==> flow/design.v <==
module exponent_multiplier (
    i_clk, i_rst_n,
    i_load, i_start, i_select,
    i_A, i_B,
    o_done, led_select, o_P,
	seg_i_A_ten, seg_i_A_unit, 
	seg_i_B_ten, seg_i_B_unit, 
	seg_o_P_thousand, seg_o_P_hundred, seg_o_P_ten, seg_o_P_unit
);
    input wire i_clk, i_rst_n;
    input wire i_load, i_start, i_select;
    input [3:0] i_A, i_B;
    output reg o_done, led_select;
    output reg [29:0] o_P;
	output reg [6:0] seg_i_A_ten, seg_i_A_unit;
	output reg [6:0] seg_i_B_ten, seg_i_B_unit;
	output reg [6:0] seg_o_P_thousand, seg_o_P_hundred, seg_o_P_ten, seg_o_P_unit;
    parameter IDLE = 3'b000, LOAD = 3'b001, CALC = 3'b010, FINISH = 3'b011;
    reg [2:0] current_state;
    reg [3:0] reg_A, reg_B;
	reg [3:0] led_reg_A, led_reg_B;
    reg [19:0] reg_A_shift;
    reg [29:0] reg_P_exp;
    reg [7:0] reg_P_mul;
    reg [3:0] counter_exp;
    reg [2:0] index_bit_B;
    reg exp_done, mul_done;
    always @(posedge i_clk or negedge i_rst_n) begin
        if (!i_rst_n) begin
            reg_A <= 4'b0;
            reg_B <= 4'b0;
            reg_P_exp <= 30'b1;
            reg_P_mul <= 8'b0;
            reg_A_shift <= 20'b0;
			led_reg_A <= 4'b0;	
			led_reg_B <= 4'b0;	
            o_done <= 0;
			led_select <= 0;
            o_P <= 30'b0;
            counter_exp <= 4'b0;
            index_bit_B <= 3'b0;
            exp_done <= 0;
            mul_done <= 0;
            current_state <= IDLE;
        end
        else begin
            case (current_state)
                IDLE: begin
                    reg_A <= 4'b0;
                    reg_B <= 4'b0;
                    reg_P_exp <= 30'b1;
                    reg_P_mul <= 8'b0;
                    reg_A_shift <= 20'b0;
                    o_done <= 0;
					led_select <= 0;
                    o_P <= 30'b0;
                    counter_exp <= 4'b0;
                    index_bit_B <= 3'b0;
                    exp_done <= 0;
                    mul_done <= 0;
                    if (!i_load) begin 
                        reg_A <= i_A;
						led_reg_A <= i_A;
                        reg_B <= i_B;
						led_reg_B <= i_B;
                        reg_A_shift <= {16'b0, i_A};
                        current_state <= LOAD;
                    end                    
                end    
                LOAD: begin                    
                    current_state <= (!i_start) ? CALC : LOAD;
                end
                CALC: begin
                    if (i_start) begin
                        if (!exp_done) begin
                            if (counter_exp < reg_B) begin
                                reg_P_exp <= reg_P_exp * reg_A;
                                counter_exp <= counter_exp + 1;
                            end
                            else begin
                                exp_done <= 1;
                            end
                        end
                        if (!mul_done) begin
                            if (index_bit_B < 4) begin
                                if (reg_B[index_bit_B]) begin
                                    reg_P_mul <= reg_P_mul + reg_A_shift[7:0];
                                end
                                reg_A_shift <= reg_A_shift << 1;
                                index_bit_B <= index_bit_B + 1;
                            end
                            else begin
                                mul_done <= 1;
                            end
                        end
                        if (exp_done && mul_done) begin
                            current_state <= FINISH;
                        end
                    end
                end
                FINISH: begin
                    o_done <= 1;
                    led_select <= !i_select;
                    if (!i_select) begin
                        o_P <= reg_P_exp;
                    end
                    else if (i_select) begin
                        o_P <= {22'b0, reg_P_mul};
                    end
                    if (!i_start) begin
                        current_state <= IDLE;
                    end
                end
            endcase
        end
    end
	always @(*) begin                 
		case (led_reg_A % 10)
			4'd0: seg_i_A_unit = 7'b1000000;
			4'd1: seg_i_A_unit = 7'b1111001;
			4'd2: seg_i_A_unit = 7'b0100100;
			4'd3: seg_i_A_unit = 7'b0110000;
			4'd4: seg_i_A_unit = 7'b0011001;
			4'd5: seg_i_A_unit = 7'b0010010;
			4'd6: seg_i_A_unit = 7'b0000010;
			4'd7: seg_i_A_unit = 7'b1111000;
			4'd8: seg_i_A_unit = 7'b0000000;
			4'd9: seg_i_A_unit = 7'b0010000;
			default: seg_i_A_unit = 7'b1000000;
		endcase
		case (led_reg_A / 10)
			4'd0: seg_i_A_ten = 7'b1000000;
			4'd1: seg_i_A_ten = 7'b1111001;
			4'd2: seg_i_A_ten = 7'b0100100;
			4'd3: seg_i_A_ten = 7'b0110000;
			4'd4: seg_i_A_ten = 7'b0011001;
			4'd5: seg_i_A_ten = 7'b0010010;
			4'd6: seg_i_A_ten = 7'b0000010;
			4'd7: seg_i_A_ten = 7'b1111000;
			4'd8: seg_i_A_ten = 7'b0000000;
			4'd9: seg_i_A_ten = 7'b0010000;
			default: seg_i_A_ten = 7'b1000000;
		endcase
		case (led_reg_B % 10)
			4'd0: seg_i_B_unit = 7'b1000000;
			4'd1: seg_i_B_unit = 7'b1111001;
			4'd2: seg_i_B_unit = 7'b0100100;
			4'd3: seg_i_B_unit = 7'b0110000;
			4'd4: seg_i_B_unit = 7'b0011001;
			4'd5: seg_i_B_unit = 7'b0010010;
			4'd6: seg_i_B_unit = 7'b0000010;
			4'd7: seg_i_B_unit = 7'b1111000;
			4'd8: seg_i_B_unit = 7'b0000000;
			4'd9: seg_i_B_unit = 7'b0010000;
			default: seg_i_B_unit = 7'b1000000;
		endcase
		case (led_reg_B / 10)
			4'd0: seg_i_B_ten = 7'b1000000;
			4'd1: seg_i_B_ten = 7'b1111001;
			4'd2: seg_i_B_ten = 7'b0100100;
			4'd3: seg_i_B_ten = 7'b0110000;
			4'd4: seg_i_B_ten = 7'b0011001;
			4'd5: seg_i_B_ten = 7'b0010010;
			4'd6: seg_i_B_ten = 7'b0000010;
			4'd7: seg_i_B_ten = 7'b1111000;
			4'd8: seg_i_B_ten = 7'b0000000;
			4'd9: seg_i_B_ten = 7'b0010000;
			default: seg_i_B_ten = 7'b1000000;
		endcase
		case (o_P % 10)
			4'd0: seg_o_P_unit = 7'b1000000;
			4'd1: seg_o_P_unit = 7'b1111001;
			4'd2: seg_o_P_unit = 7'b0100100;
			4'd3: seg_o_P_unit = 7'b0110000;
			4'd4: seg_o_P_unit = 7'b0011001;
			4'd5: seg_o_P_unit = 7'b0010010;
			4'd6: seg_o_P_unit = 7'b0000010;
			4'd7: seg_o_P_unit = 7'b1111000;
			4'd8: seg_o_P_unit = 7'b0000000;
			4'd9: seg_o_P_unit = 7'b0010000;
			default: seg_o_P_unit = 7'b1000000;
		endcase
		case ((o_P / 10) % 10)
			4'd0: seg_o_P_ten = 7'b1000000;
			4'd1: seg_o_P_ten = 7'b1111001;
			4'd2: seg_o_P_ten = 7'b0100100;
			4'd3: seg_o_P_ten = 7'b0110000;
			4'd4: seg_o_P_ten = 7'b0011001;
			4'd5: seg_o_P_ten = 7'b0010010;
			4'd6: seg_o_P_ten = 7'b0000010;
			4'd7: seg_o_P_ten = 7'b1111000;
			4'd8: seg_o_P_ten = 7'b0000000;
			4'd9: seg_o_P_ten = 7'b0010000;
			default: seg_o_P_ten = 7'b1000000;
		endcase
		case ((o_P / 100) % 10)
			4'd0: seg_o_P_hundred = 7'b1000000;
			4'd1: seg_o_P_hundred = 7'b1111001;
			4'd2: seg_o_P_hundred = 7'b0100100;
			4'd3: seg_o_P_hundred = 7'b0110000;
			4'd4: seg_o_P_hundred = 7'b0011001;
			4'd5: seg_o_P_hundred = 7'b0010010;
			4'd6: seg_o_P_hundred = 7'b0000010;
			4'd7: seg_o_P_hundred = 7'b1111000;
			4'd8: seg_o_P_hundred = 7'b0000000;
			4'd9: seg_o_P_hundred = 7'b0010000;
			default: seg_o_P_hundred = 7'b1000000;
		endcase
		case ((o_P / 1000) % 10)
			4'd0: seg_o_P_thousand = 7'b1000000;
			4'd1: seg_o_P_thousand = 7'b1111001;
			4'd2: seg_o_P_thousand = 7'b0100100;
			4'd3: seg_o_P_thousand = 7'b0110000;
			4'd4: seg_o_P_thousand = 7'b0011001;
			4'd5: seg_o_P_thousand = 7'b0010010;
			4'd6: seg_o_P_thousand = 7'b0000010;
			4'd7: seg_o_P_thousand = 7'b1111000;
			4'd8: seg_o_P_thousand = 7'b0000000;
			4'd9: seg_o_P_thousand = 7'b0010000;
			default: seg_o_P_thousand = 7'b1000000;		
		endcase
    end
endmodule
Tool chain data of exponent_multiplier. Tool output for the design above, in the order of the flow. Line numbers count from 1 in the design file above. Operators: Yosys type, input widths -> output width; for muxes data width and select width s. Not given: n/a

Top: exponent_multiplier. Clock: i_clk. Cell library: sky130hd. Library corner: tt_025C_1v80.

Word-level counts. Source: Yosys, flattened and elaborated, memories not mapped. Widths are those after wreduce. Registers that Yosys merges into a memory's read port (data or address) are not register bits. Print and check cells do not count. Memory sizes are those after Yosys's memory passes, which may raise the word count (mostly to a power of two), join words into wider ones and drop unused or constant bits.

Bits in registers: 106. Latch bits: 0. The figure for bits in writable memories is 0. The figure for bits in read-only memories is 896. The figure for word width x clocked read ports is 0. The figure for memories is 8. Input port bits: 13. Under output and inout port bits stands 88. The figure for cells after elaboration is 124.

Memory list: (name not given) (depth 16, width 7, rd ports 1, wr ports 0, RTL line 118) `case (led_reg_A % 10)`; (name not given) (depth 16, width 7, rd ports 1, wr ports 0, RTL line 131) `case (led_reg_A / 10)`; (name not given) (depth 16, width 7, rd ports 1, wr ports 0, RTL line 144) `case (led_reg_B % 10)`; (name not given) (depth 16, width 7, rd ports 1, wr ports 0, RTL line 157) `case (led_reg_B / 10)`; (name not given) (depth 16, width 7, rd ports 1, wr ports 0, RTL line 170) `case (o_P % 10)`; (name not given) (depth 16, width 7, rd ports 1, wr ports 0, RTL line 183) `case ((o_P / 10) % 10)`.

Further memories, not shown: 2.

Under $add $sub $neg stands 3. For multipliers the number is 1. Under divide/modulo/power cells stands 11. Magnitude comparators: 2. For equality and inequality tests the number is 12. Under shifts and indexed selects stands 1. Mux-type cells: 50. Bitwise logic cells: 1. Under reductions and logical operators stands 20.

Operators with widths (number): $mod 32x4->32 const B (3); $div 30x10->32 const B (1); $div 4x4->32 const B (2); $mod 4x4->32 const B (2); $logic_not 28->1 (8); $div 30x7->32 const B (1); $div 30x4->32 const B (1); $mod 30x4->32 const B (1); $mul 30x4->30 (1); $pmux 30 s2 (2); $mux 30 (4); $mux 8 (7); $mux 7 (8); $pmux 8 s2 (2); $mux 4 (6); $mux 3 (7); $ne 2x2->1 const B (9); $pmux 3 s4 (1); $reduce_and 5->1 (2); $reduce_and 4->1 (2); $add 8x8->8 (1); $pmux 4 s2 (1); $pmux 1 s2 (4); $eq 3x2->1 const B (2); $pmux 3 s2 (1); $mux 1 (6); $reduce_and 2->1 (2); $reduce_bool 2->1 (2).

Other operator kinds: 12; their cells: 12.

Depth. Longest topological path by Yosys (ltp), each cell counted once; first at word level (registers and memories cut), then after technology mapping (sequential cells cut; the memories' decode and read muxes count).

Under word-level depth stands 6. The figure for ABC_AREA is 0. For depth in mapped cells the number is 146. For depth with buffers taken out the number is 108.

After synthesis. Source: synth_stat.txt of the flow (Yosys; design flattened, memories mapped). It holds for the ABC_AREA given above (unset counts as 0); a run with the other value may have another netlist.

Cells by type: sky130_fd_sc_hd__xnor2_1 (number 341, total area 2.99E+03 um^2); sky130_fd_sc_hd__dfrtp_1 (number 105, total area 2627.52 um^2); sky130_fd_sc_hd__nand2_1 (number 627, total area 2.35E+03 um^2); sky130_fd_sc_hd__a21oi_1 (number 389, total area 1.95E+03 um^2); sky130_fd_sc_hd__nor2_1 (number 511, total area 1918.09 um^2); sky130_fd_sc_hd__o21ai_0 (number 328, total area 1.64E+03 um^2); sky130_fd_sc_hd__nor3_1 (number 252, total area 1261.21 um^2); sky130_fd_sc_hd__ha_1 (number 93, total area 1.16E+03 um^2); sky130_fd_sc_hd__nand3_1 (number 220, total area 1.1E+03 um^2); sky130_fd_sc_hd__fa_1 (number 54, total area 1.08E+03 um^2); sky130_fd_sc_hd__xor2_1 (number 113, total area 989.699 um^2); sky130_fd_sc_hd__clkbuf_1 (number 246, total area 923.386 um^2); sky130_fd_sc_hd__mux2i_1 (number 90, total area 900.864 um^2); sky130_fd_sc_hd__inv_1 (number 210, total area 788.256 um^2); sky130_fd_sc_hd__a211oi_1 (number 101, total area 758.227 um^2); sky130_fd_sc_hd__and2_1 (number 119, total area 744.464 um^2); sky130_fd_sc_hd__o211ai_1 (number 77, total area 578.054 um^2); sky130_fd_sc_hd__nor4_1 (number 91, total area 569.296 um^2).

Other cell types: 137; their cells: 1916.

Standard cells after synthesis: 5883. Synthesis area: 40028.4 um^2. Under area of sequential cells stands 2680.1 um^2. For flip-flops the number is 107. Buffer cells: 374.

Timing after synthesis. Source: OpenSTA report_checks on the synthesized netlist (no wires, ideal clock, input and output delay 20% of the period each), path of least setup slack; recovery checks are left aside. Register names are those of the netlist, which keeps one name where synthesis merged equal registers.

Path type: register to output. Start: reg o_P[25]. End: out seg_o_P_ten[3]. The entry for clock period reads 50.0 ns. For external output delay the number is 10.000 ns. The entry for time at the first pin reads 0.000 ns. For arrival time the number is 32.270 ns. Data required time: 40.000 ns. The figure for slack is 7.730 ns. The entry for path delay reads 32.270 ns. The entry for stages on the path reads 118. Path buffers: 16. Period reached after synthesis: 42.27 ns.

"path delay" = arrival - input delay + setup time. A path that ends at an output port has no setup time. "stages on the path" counts driving pins, that of a launching flip-flop among them; a cell with two outputs on the path counts twice. "period reached after synthesis" is the clock period less the worst setup slack; recovery checks do not enter. This is arithmetic on one report: input and output delays are still those of the set period (20% each). Between the ends stands the longest chain of elaborated cells between them, by number of cells; it is not shown to be the way that was timed. Of several equally long chains one is given. Each line given opens the expression or statement behind the cell; cells for indexed reads and writes are added by Yosys, which also makes memories of some case tables. The chain passes a memory read, where the word-level depth is cut; so it can be longer than that depth. A register here has more assigning lines than the two given.

Path through: sky130_fd_sc_hd__dfrtp_1 -> sky130_fd_sc_hd__buf_6 -> sky130_fd_sc_hd__xor2_2 -> sky130_fd_sc_hd__and2_4 -> sky130_fd_sc_hd__a2111o_1 -> sky130_fd_sc_hd__nand2_2 -> sky130_fd_sc_hd__nand2_1 -> sky130_fd_sc_hd__o211a_1 -> sky130_fd_sc_hd__or4_4 -> sky130_fd_sc_hd__o21a_2 -> sky130_fd_sc_hd__buf_6 -> sky130_fd_sc_hd__a311oi_1 -> sky130_fd_sc_hd__o21ai_1 -> sky130_fd_sc_hd__o22a_1 -> sky130_fd_sc_hd__a32o_1 -> sky130_fd_sc_hd__o211a_4 -> sky130_fd_sc_hd__o21a_1 -> sky130_fd_sc_hd__buf_4 -> [... 82 more ...] -> sky130_fd_sc_hd__mux2_1 -> sky130_fd_sc_hd__or4_1 -> sky130_fd_sc_hd__a211o_1 -> sky130_fd_sc_hd__o221a_1 -> sky130_fd_sc_hd__or4_1 -> sky130_fd_sc_hd__a2111o_1 -> sky130_fd_sc_hd__or4b_1 -> sky130_fd_sc_hd__clkbuf_1 -> sky130_fd_sc_hd__or3_1 -> sky130_fd_sc_hd__a21o_1 -> sky130_fd_sc_hd__or4_4 -> sky130_fd_sc_hd__nor3_4 -> sky130_fd_sc_hd__nand3_4 -> sky130_fd_sc_hd__xnor2_1 -> sky130_fd_sc_hd__inv_1 -> sky130_fd_sc_hd__ha_1 -> sky130_fd_sc_hd__mux2i_1 -> sky130_fd_sc_hd__nor2b_1. The figure for length of the longest elaborated chain is 4. The entry for elaborated cells on any way between the ends reads 5. Under source lines of those cells stands 1. Classes of those cells: div (2); mux (1); reduce/logical (1); memory (1).

RTL lines, path after synthesis: from (decl) (RTL line 14) `output reg [29:0] o_P;`; from (assign) (RTL line 105) `o_P <= reg_P_exp;`; from (assign) (RTL line 108) `o_P <= {22'b0, reg_P_mul};`; $div 30x4->32 (RTL line 183) `case ((o_P / 10) % 10)`; $mod 32x4->32 (RTL line 183); $mem_v2 16x7 (RTL line 183); $mux 7 (RTL line 183); to (decl) (RTL line 17) `output reg [6:0] seg_o_P_thousand, seg_o_P_hundred, seg_o_P_ten, seg_o_P_unit;`.

Path in the finished layout. From the final timing report of job 2: the path of least setup slack in the routed layout; clock arrival at registers is part of the times.

Path type: register to output. Start: reg o_P[24]. End: out seg_o_P_ten[3]. The entry for clock period reads 56.4 ns. For external output delay the number is 11.28 ns. The entry for time at the first pin reads 0.38 ns. For arrival time the number is 42.28 ns. Data required time: 45.12 ns. The figure for slack is 2.84 ns. The entry for stages on the path reads 107. Path buffers: 5.

Between the ends stands the longest chain of elaborated cells between them, by number of cells; it is not shown to be the way that was timed. Of several equally long chains one is given. The chain passes a memory read, where the word-level depth is cut; so it can be longer than that depth. A register here has more assigning lines than the two given.

Path through: sky130_fd_sc_hd__dfrtp_1 -> sky130_fd_sc_hd__buf_4 -> sky130_fd_sc_hd__nand2_1 -> sky130_fd_sc_hd__a32o_1 -> sky130_fd_sc_hd__a2111o_1 -> sky130_fd_sc_hd__nand2_2 -> sky130_fd_sc_hd__nand2_1 -> sky130_fd_sc_hd__o211ai_4 -> sky130_fd_sc_hd__mux2i_1 -> sky130_fd_sc_hd__o21a_2 -> sky130_fd_sc_hd__and2_0 -> sky130_fd_sc_hd__a221oi_2 -> sky130_fd_sc_hd__o22ai_2 -> sky130_fd_sc_hd__nor3_1 -> sky130_fd_sc_hd__or4_1 -> sky130_fd_sc_hd__maj3_2 -> sky130_fd_sc_hd__mux2i_4 -> sky130_fd_sc_hd__nand2_2 -> [... 71 more ...] -> sky130_fd_sc_hd__nor4_1 -> sky130_fd_sc_hd__mux2_1 -> sky130_fd_sc_hd__or4_1 -> sky130_fd_sc_hd__a211o_1 -> sky130_fd_sc_hd__o221a_1 -> sky130_fd_sc_hd__or4_1 -> sky130_fd_sc_hd__a2111o_1 -> sky130_fd_sc_hd__nor2_1 -> sky130_fd_sc_hd__and3_1 -> sky130_fd_sc_hd__a21oi_1 -> sky130_fd_sc_hd__a2111oi_0 -> sky130_fd_sc_hd__a311oi_1 -> sky130_fd_sc_hd__nor3_2 -> sky130_fd_sc_hd__nand3_4 -> sky130_fd_sc_hd__mux2i_1 -> sky130_fd_sc_hd__mux2i_1 -> sky130_fd_sc_hd__nor2b_1 -> sky130_fd_sc_hd__clkdlybuf4s50_1. The figure for length of the longest elaborated chain is 4. The entry for elaborated cells on any way between the ends reads 5. Under source lines of those cells stands 1. Classes of those cells: div (2); mux (1); reduce/logical (1); memory (1).

RTL lines, path post-layout: from (decl) (RTL line 14) `output reg [29:0] o_P;`; from (assign) (RTL line 105) `o_P <= reg_P_exp;`; from (assign) (RTL line 108) `o_P <= {22'b0, reg_P_mul};`; $div 30x4->32 (RTL line 183) `case ((o_P / 10) % 10)`; $mod 32x4->32 (RTL line 183); $mem_v2 16x7 (RTL line 183); $mux 7 (RTL line 183); to (decl) (RTL line 17) `output reg [6:0] seg_o_P_thousand, seg_o_P_hundred, seg_o_P_ten, seg_o_P_unit;`.

Add stored flow runs of exponent_multiplier

exponent_multiplier through Yosys and OpenROAD on sky130hd: 2 stored runs, unordered, with their settings and measured results. The constraints put input and output delay at 20% of the set period each and load the outputs with 0.01 pF. "period achieved" = clock period - worst setup slack. The figure is calculated, with input and output delays left at 20% of the set period. "critical setup path time" = time allowed to the worst setup path (clock period - input delay - output delay, where it has them) - its slack; a late launch clock adds to it, a late capture clock takes from it.

Files of job 1:
==> flow/run.sh <==
#!/bin/bash
# the make line also repeats the synthesis and layout settings of config.mk as NAME=value (left out here)
make -C /OpenROAD-flow-scripts/flow DESIGN_CONFIG=/design/flow/config.mk WORK_HOME=/design/flow/orfs CLKGATE_MAP_FILE= finish
==> flow/config.mk <==
export PLATFORM = sky130hd
export DESIGN_NAME = exponent_multiplier
export DESIGN_NICKNAME = exponent_multiplier
export VERILOG_FILES = /design/flow/design.v
export SDC_FILE = /design/flow/constraint.sdc
export NUM_CORES = 4
export LEC_CHECK = 0
export ABC_AREA = 1
export CAP_MARGIN = 20
export CELL_PAD_IN_SITES_GLOBAL_PLACEMENT = 3
export CORE_ASPECT_RATIO = 0.63
export CORE_MARGIN = 2
export CORE_UTILIZATION = 40
export CTS_CLUSTER_DIAMETER = 232
export MIN_ROUTING_LAYER = met1
export PLACE_DENSITY = 0.6
export SLEW_MARGIN = 20
==> flow/constraint.sdc <==
create_clock -name core_clock -period 50.0 [get_ports {i_clk}]
set_input_delay 10.0000 -clock core_clock [delete_from_list [all_inputs] [get_ports {i_clk}]]
set_output_delay 10.0000 -clock core_clock [all_outputs]
set_load 0.01 [all_outputs]

Outcome of job 1: no final report: placement broke off with GPL-0301.

Files of job 2:
==> flow/run.sh <==
#!/bin/bash
# the make line also repeats the synthesis and layout settings of config.mk as NAME=value (left out here)
make -C /OpenROAD-flow-scripts/flow DESIGN_CONFIG=/design/flow/config.mk WORK_HOME=/design/flow/orfs CLKGATE_MAP_FILE= finish
==> flow/config.mk <==
export PLATFORM = sky130hd
export DESIGN_NAME = exponent_multiplier
export DESIGN_NICKNAME = exponent_multiplier
export VERILOG_FILES = /design/flow/design.v
export SDC_FILE = /design/flow/constraint.sdc
export NUM_CORES = 4
export LEC_CHECK = 0
export CAP_MARGIN = 20
export CORE_MARGIN = 2
export CORE_UTILIZATION = 40
export PLACE_DENSITY = 0.6
export SLEW_MARGIN = 20
==> flow/constraint.sdc <==
create_clock -name core_clock -period 56.4 [get_ports {i_clk}]
set_input_delay 11.2800 -clock core_clock [delete_from_list [all_inputs] [get_ports {i_clk}]]
set_output_delay 11.2800 -clock core_clock [all_outputs]
set_load 0.01 [all_outputs]

Results of job 2. The period achieved is 53.561 ns. The chip area after synthesis (Yosys) comes to 40028.4 um^2. The measured critical setup path time is 42.28 ns. Worst path kind: register to output. The standard-cell area of the final layout comes to 42279.3 um^2. The utilization in the final report reads 0.424. For the post-route setup TNS the run shows 0.000 ns. The lowest setup slack comes to 2.839 ns. The die footprint comes to 102618.0 um^2. The worst hold slack in the final report stands at 0.488 ns.
